==> flow/design.v <==
`timescale 1ns/1ps
module ddr2_test
	(
	input  wire          clk,
	input  wire          reset,
	input  wire          writes_en,
	input  wire          reads_en,
	input  wire          calib_done, 
	output reg           ib_re,
	input  wire [31:0]   ib_data,
	input  wire [7:0]    ib_count,  
	input  wire          ib_valid,
	input  wire          ib_empty,
	output reg           ob_we,
	output reg  [31:0]   ob_data,
	input  wire [9:0]    ob_count,
	output reg           p0_rd_en_o, 
	input  wire          p0_rd_empty,
	input  wire [31:0]   p0_rd_data,
	input  wire          p0_cmd_full,
	output reg           p0_cmd_en,
	output reg  [2:0]    p0_cmd_instr,
	output reg  [29:0]   p0_cmd_byte_addr,
	output wire [5:0]    p0_cmd_bl_o, 
	input  wire          p0_wr_full,
	output reg           p0_wr_en,
	output reg  [31:0]   p0_wr_data,
	output wire [3:0]    p0_wr_mask,
	output reg [26:0]		MEMORY_COUNT  
	);
localparam FIFO_SIZE      = 1024;
localparam BURST_LEN      = 10;   
wire        rd_fifo_afull;
reg  [29:0] cmd_byte_addr_wr, cmd_byte_addr_rd;
reg  [5:0]  burst_cnt;
reg         write_mode;
reg         read_mode;
reg         reset_d;
assign p0_cmd_bl_o = BURST_LEN - 1;
assign p0_wr_mask = 4'b0000;
always @(posedge clk) write_mode <= writes_en;
always @(posedge clk) read_mode <= reads_en;
always @(posedge clk) reset_d <= reset;
integer state;
localparam s_idle  = 0,
           s_write1 = 10,
           s_write2 = 11,
           s_write3 = 12,
           s_read1 = 20,
           s_read2 = 21,
           s_read3 = 22,
           s_read4 = 23,
			  s_writecmd0 = 30,
			  s_writecmd1 = 31,
			  s_readcmd0 = 40,
			  s_readcmd1 = 41;
always @(posedge clk) begin
	if (reset_d) begin
		state           	<= s_idle;
		burst_cnt       	<= BURST_LEN;
		cmd_byte_addr_wr  <= 0;
		cmd_byte_addr_rd  <= 0;
		p0_cmd_instr 		<= 3'b0;
		p0_cmd_byte_addr 	<= 30'b0;
		MEMORY_COUNT		<= 0;
		p0_cmd_instr 	<= 3'd0;
		p0_cmd_en 		<= 1'b0;
		p0_wr_en 		<= 1'b0;
		p0_rd_en_o 		<= 1'b0;
		ib_re 			<= 1'b0;
		ob_we 			<= 1'b0;
	end else begin
		case (state)
			s_idle: begin
				p0_cmd_en 	<= 1'b0;  
				p0_wr_en 	<= 1'b0;	
				p0_rd_en_o 	<= 1'b0;
				ib_re 		<= 1'b0;
				ob_we 		<= 1'b0;
				burst_cnt <= BURST_LEN;
				if ((p0_cmd_full == 1'b0) && (p0_cmd_en == 1'b0) && calib_done==1 && write_mode==1 && (ib_count >= BURST_LEN) && (MEMORY_COUNT<(27'd0-4*BURST_LEN))) begin
					state <= s_write1;
				end else if ((p0_cmd_full == 1'b0) && (p0_cmd_en == 1'b0) && calib_done==1 && read_mode==1 && (ob_count<(FIFO_SIZE-1-4*BURST_LEN) ) && (MEMORY_COUNT>4*BURST_LEN)) begin
					state <= s_readcmd0;
				end
			end
			s_write1: begin
				p0_wr_en <= 1'b0;					  
				ib_re <= 1'b1;
				state <= s_write2;
			end
			s_write2: begin
				ib_re <= 1'b0;
				if(ib_valid==1) begin
					p0_wr_data <= ib_data;
					burst_cnt <= burst_cnt - 1;
					state <= s_write3;
				end
			end
			s_write3: begin
				if (p0_wr_full == 1'b0) begin
					p0_wr_en   <= 1'b1;
					if (burst_cnt == 6'd0) begin
						state <= s_writecmd0;
						MEMORY_COUNT	  <= MEMORY_COUNT+4*BURST_LEN;
					end else begin
						state 			  <= s_write1;
					end
				end
			end
			s_writecmd0: begin
				p0_wr_en    	  <= 1'b0;
				p0_cmd_byte_addr <= cmd_byte_addr_wr;
				cmd_byte_addr_wr <= cmd_byte_addr_wr + 4*BURST_LEN;  
				p0_cmd_instr     <= 3'b000;
				state 			  <= s_writecmd1;
			end
			s_writecmd1: begin
				p0_cmd_en <= 1'b1;				 
				state <= s_idle;					 
			end
			s_readcmd0: begin
				p0_cmd_instr <= 3'b001;						 	 
				p0_cmd_byte_addr <= cmd_byte_addr_rd; 	 
				state <= s_readcmd1;	
			end
			s_readcmd1: begin
				p0_cmd_en <= 1'b1;					 
				state <= s_read1;	
			end
			s_read1: begin
				p0_cmd_en <= 1'b0;				  
				if (p0_rd_empty==0) begin 		  
					p0_rd_en_o  <= 1'b1;			  
					state <= s_read2;
				end
			end
			s_read2: begin
				ob_data <= p0_rd_data;		 
				p0_rd_en_o  <= 1'b0;					 	 
				state <= s_read3;
			end
			s_read3: begin
				ob_we 		  <= 1'b1;		 
				burst_cnt <= burst_cnt - 1;		 
				state <= s_read4;
			end
			s_read4: begin
				ob_we <= 1'b0;								 
				if ((burst_cnt == 6'd0)) begin 	 
					MEMORY_COUNT <= MEMORY_COUNT - 4*BURST_LEN; 			 
					cmd_byte_addr_rd	<= cmd_byte_addr_rd + 4*BURST_LEN;  
					state <= s_idle;
				end else begin
					state <= s_read1;
				end
			end
		endcase
	end
end
endmodule
# Tool chain data of ddr2_test
# What the tools print for ddr2_test, step after step.
# Lines are those of the file above, counted from 1.
design:
  top_module: "ddr2_test"
  clock: "clk"
  cell_library: "sky130hd"
  pvt_corner: "tt_025C_1v80"

# After elaboration
# Counts by Yosys on the flattened word-level netlist (proc, flatten, opt, wreduce; memories kept). Register bits leave out memories and registers merged into their read ports (data or address). Print and check cells are left out. Cells with the same type and inputs are merged into one.
word_totals:
  ff_bits: 230
  input_bits: 92
  out_inout_bits: 139
op_classes:
  addsub: 5
  cmp: 4
  n_eq: 17
  muxes: 23
  bitwise: 3
  reduce_logical: 33
op_table:
  columns: ["op", "count"]
  rows:
  - ["parallel mux 32 bit (select 12 bit)", 1]
  - ["equality test 32 x 5 -> 1 bit with constant B", 6]
  - ["2-to-1 mux 32 bit", 5]
  - ["equality test 32 x 4 -> 1 bit with constant B", 3]
  - ["2-to-1 mux 27 bit", 3]
  - ["equality test 32 x 6 -> 1 bit with constant B", 2]
  - ["adder 30 x 6 -> 30 bit with constant B", 2]
  - ["parallel mux 30 bit (select 2 bit)", 1]
  - ["parallel mux 27 bit (select 2 bit)", 1]
  - ["less-than comparator 27 x 32 -> 1 bit with constant B", 1]
  - ["logical NOT 32 bit", 1]
  - ["adder 27 x 6 -> 27 bit with constant B", 1]
  - ["subtractor 27 x 6 -> 27 bit with constant B", 1]
  - ["> comparator 27 x 6 -> 1 bit with constant B", 1]
  - ["parallel mux 6 bit (select 3 bit)", 1]
  - ["nonzero test 2 bit", 7]
  - ["nonzero test 12 bit", 1]
  - ["less-than comparator 10 bit with constant B", 1]
  - ["inequality test 2 bit with constant B", 5]
  - ["AND reduction 2 bit", 5]
  - ["OR reduction 2 bit", 5]
  - ["2-to-1 mux 5 bit", 2]
  - ["parallel mux 1 bit (select 2 bit)", 5]
  - ["logical AND 1 bit", 8]
  - [">= comparator 8 x 4 -> 1 bit with constant B", 1]
  - ["subtractor 6 x 1 -> 6 bit with constant B", 1]
  - ["logical NOT 6 bit", 1]
  - ["parallel mux 3 bit (select 2 bit)", 1]
# Not listed: further kinds 9, cells in them 12.

# Logic depth
# Yosys ltp: most cells in a row. Word level: on the elaborated netlist, between registers, memories and ports. Mapped: between sequential cells and ports; inverters and the memories' decode and read muxes count.
logic_depth:
  ltp_word: 9
  ABC_AREA: 0
  depth_mapped: 7

# After synthesis
# The flow's flattened synthesis, as Yosys stat reports it; memories are mapped. The netlist is that of the ABC_AREA named above (0 if unset); the other value can give another one.
# Totals and module areas in this step are rounded.
types:
  columns: ["cell_type", "count", "type_area_um2"]
  rows:
  - ["sky130_fd_sc_hd__dfxtp_1", 132, 2.64E+03]
  - ["sky130_fd_sc_hd__edfxtp_1", 64, 1.92E+03]
  - ["sky130_fd_sc_hd__nor2_1", 138, 517.997]
  - ["sky130_fd_sc_hd__xnor2_1", 52, 455.437]
  - ["sky130_fd_sc_hd__a21oi_1", 48, 240.23]
  - ["sky130_fd_sc_hd__mux2i_1", 22, 220.211]
  - ["sky130_fd_sc_hd__nor4_1", 28, 175.168]
  - ["sky130_fd_sc_hd__a211oi_1", 19, 142.637]
  - ["sky130_fd_sc_hd__buf_4", 18, 135.13]
  - ["sky130_fd_sc_hd__nor3_1", 26, 130.125]
  - ["sky130_fd_sc_hd__nor2b_1", 19, 118.864]
  - ["sky130_fd_sc_hd__clkbuf_1", 30, 112.608]
  - ["sky130_fd_sc_hd__nand2_1", 30, 112.608]
  - ["sky130_fd_sc_hd__nand3_1", 20, 100.096]
  - ["sky130_fd_sc_hd__or3_1", 15, 93.84]
  - ["sky130_fd_sc_hd__o21ai_0", 18, 90.086]
  - ["sky130_fd_sc_hd__ha_1", 7, 87.584]
  - ["sky130_fd_sc_hd__xor2_1", 10, 87.584]
# Not listed: further types 38, cells in them 131.
synth_totals:
  stdcells: 827
  mapped_area_um2: 8300
  seq_area_um2: 4600
  ff_cells: 196
  n_buf: 62

# Worst setup path after synthesis
# OpenSTA on the mapped netlist: ideal clock, no wires. The path of least setup slack (recovery checks aside). Input and output delay are each 20% of the period. Register names are those of the netlist, which keeps one name where synthesis merged equal registers.
synth_path:
  kind: "register to register"
  from: "reg reset_d"
  to: "reg ob_data[0]"
  tclk_ps: 3000
  setup_time_ps: 426
  t_arrival_ps: 2179
  t_required_ps: 2574
  slack_ps: 395
  delay_ps: 2605
  driving_pins: 4
  n_path_buf: 2
  synth_period_reached_ps: 2605
# "delay_ps" is the arrival time less input delay plus setup time.
# "driving_pins" counts driving pins, that of a launching flip-flop among them; a cell with two outputs on the path counts twice.
# "synth_period_reached_ps" is the clock period less the worst setup slack; recovery checks do not enter. This is arithmetic on one report: input and output delays are still those of the set period (20% each).
# The rows between start and end are the longest chain of elaborated cells between them; the timing report does not say that the signal goes this way. Where chains are equally long, one stands for them.
# Each line given opens the expression or statement behind the cell; cells for indexed reads and writes are added by Yosys, which also makes memories of some case tables.
synth_between:
  path_cell_list: "sky130_fd_sc_hd__dfxtp_1 sky130_fd_sc_hd__clkbuf_1 sky130_fd_sc_hd__buf_1 sky130_fd_sc_hd__nor2b_1"
  elab_chain_cells: 2
  cone_cells: 2
  lines_between: 0
  classes_between: "logic: 1; reduce/logical: 1"
synth_lines:
  columns: ["element", "line_no", "text"]
  rows:
  - ["start: declaration", 38, "reg         reset_d;"]
  - ["start: assignment", 43, "always @(posedge clk) reset_d <= reset;"]
  - ["NOT 1 bit", null, null]
  - ["AND reduction 2 bit", null, null]
  - ["end: assignment", 139, "ob_data <= p0_rd_data;"]
  - ["end: declaration", 15, "output reg [31:0] ob_data,"]

# Timing after layout
# From the final timing report of run A: the path of least setup slack in the routed layout; clock arrival at registers is part of the times.
# The report prints the path's times to 10 ps; the period is as set.
layout_path:
  kind: "register to register"
  from: "reg MEMORY_COUNT[20]"
  to: "reg MEMORY_COUNT[26]"
  tclk_ps: 2170
  setup_time_ps: 110
  t_arrival_ps: 2360
  t_required_ps: 2490
  slack_ps: 130
  driving_pins: 6
  n_path_buf: 0
# The rows between start and end are the longest chain of elaborated cells between them; the timing report does not say that the signal goes this way. Where chains are equally long, one stands for them.
# A register here has more assigning lines than the two given.
layout_between:
  path_cell_list: "sky130_fd_sc_hd__dfxtp_1 sky130_fd_sc_hd__or4_1 sky130_fd_sc_hd__nor4_1 sky130_fd_sc_hd__a31oi_1 sky130_fd_sc_hd__a211oi_1 sky130_fd_sc_hd__mux2_2"
  elab_chain_cells: 4
  cone_cells: 6
  lines_between: 6
  classes_between: "add/sub: 2; mux: 4"
layout_lines:
  columns: ["element", "line_no", "text"]
  rows:
  - ["start: declaration", 29, "output reg [26:0] MEMORY_COUNT"]
  - ["start: assignment", 105, "MEMORY_COUNT <= MEMORY_COUNT+4*BURST_LEN;"]
  - ["start: assignment", 151, "MEMORY_COUNT <= MEMORY_COUNT - 4*BURST_LEN;"]
  - ["adder 27 x 6 -> 27 bit", 105, null]
  - ["2-to-1 mux 27 bit", 103, "if (burst_cnt == 6'd0) begin"]
  - ["2-to-1 mux 27 bit", 101, "if (p0_wr_full == 1'b0) begin"]
  - ["parallel mux 27 bit (select 2 bit)", 73, "case (state)"]
  - ["end: assignment", 105, null]
  - ["end: assignment", 151, null]
  - ["end: declaration", 29, null]

# Record of 5 stored runs of the RTL-to-layout flow on ddr2_test, platform sky130hd. The runs are unordered. Constraints: input delay and output delay 20% of the set period each, output load 0.01 pF.
# By "period_reached_ps" is meant the clock period of the run minus its worst setup slack. This is arithmetic on one report: input and output delays are still those of the set period (20% each).
# "worst_path_time_ps" = time allowed to the worst setup path (clock period - input delay - output delay, where it has them) - its slack; a late launch clock adds to it, a late capture clock takes from it.
# "power_uw": no workload was simulated; the value follows from the tool's default switching activity.
# "worst_path_time_ps" is known to 10 ps.
# Values from the reports are rounded here.
runs:
  - name: "run A"
    settings:
      CORE_UTILIZATION: 40
      PLACE_DENSITY: 0.6
      period_ns: 2.17
      CAP_MARGIN: 20
      CORE_MARGIN: 2
      SLEW_MARGIN: 20
    results:
      hold_worst_slack_ps: 450
      worst_path_time_ps: 2040
      worst_path_kind: "register to register"
      die_footprint_um2: 22000
      utilization_pct: 57
      yosys_chip_area_um2: 8300
      power_uw: 7200
      period_reached_ps: 2041
      total_negative_slack_ps: 0
      timing.setup.ws_ps: 130
  - name: "run B"
    settings:
      CAP_MARGIN: 30
      CELL_PAD_IN_SITES_DETAIL_PLACEMENT: 1
      CORE_MARGIN: 3
      CORE_UTILIZATION: 44
      CTS_CLUSTER_DIAMETER: 297
      CTS_CLUSTER_SIZE: 39
      GPL_ROUTABILITY_DRIVEN: 0
      MAX_ROUTING_LAYER: "met4"
      SETUP_SLACK_MARGIN: -0.07
      SLEW_MARGIN: 5
      TNS_END_PERCENT: 15
      period_ns: 3.4
    results:
      timing.setup.ws_ps: 910
      hold_worst_slack_ps: 500
      utilization_pct: 61
      die_footprint_um2: 21000
      period_reached_ps: 2494
      worst_path_time_ps: 2490
      worst_path_kind: "register to register"
      yosys_chip_area_um2: 8300
      power_uw: 4600
      total_negative_slack_ps: 0
  - name: "run C"
    settings:
      CORE_ASPECT_RATIO: 1.21
      CORE_MARGIN: 7
      CORE_UTILIZATION: 71
      GPL_ROUTABILITY_DRIVEN: 1
      GPL_TIMING_DRIVEN: 0
      MAX_ROUTING_LAYER: "met5"
      MIN_ROUTING_LAYER: "met1"
      PLACE_DENSITY_LB_ADDON: 0.07
      SLEW_MARGIN: 35
      TNS_END_PERCENT: 25
      period_ns: 2.39
      CAP_MARGIN: 20
    outcome: "unfinished; error FLW-0024 in placement"
  - name: "run D"
    settings:
      CAP_MARGIN: 30
      CELL_PAD_IN_SITES_DETAIL_PLACEMENT: 2
      CORE_MARGIN: 3
      CORE_UTILIZATION: 44
      CTS_CLUSTER_SIZE: 70
      period_ns: 3.4
      SLEW_MARGIN: 20
    outcome: "unfinished; error DPL-0033 in clock tree synthesis"
  - name: "run E"
    settings:
      CAP_MARGIN: 30
      CELL_PAD_IN_SITES_DETAIL_PLACEMENT: 2
      CORE_MARGIN: 3
      CORE_UTILIZATION: 44
      CTS_CLUSTER_SIZE: 70
      SETUP_SLACK_MARGIN: -0.07
      SLEW_MARGIN: 5
      period_ns: 3.4
    outcome: "unfinished; error DPL-0033 in clock tree synthesis"
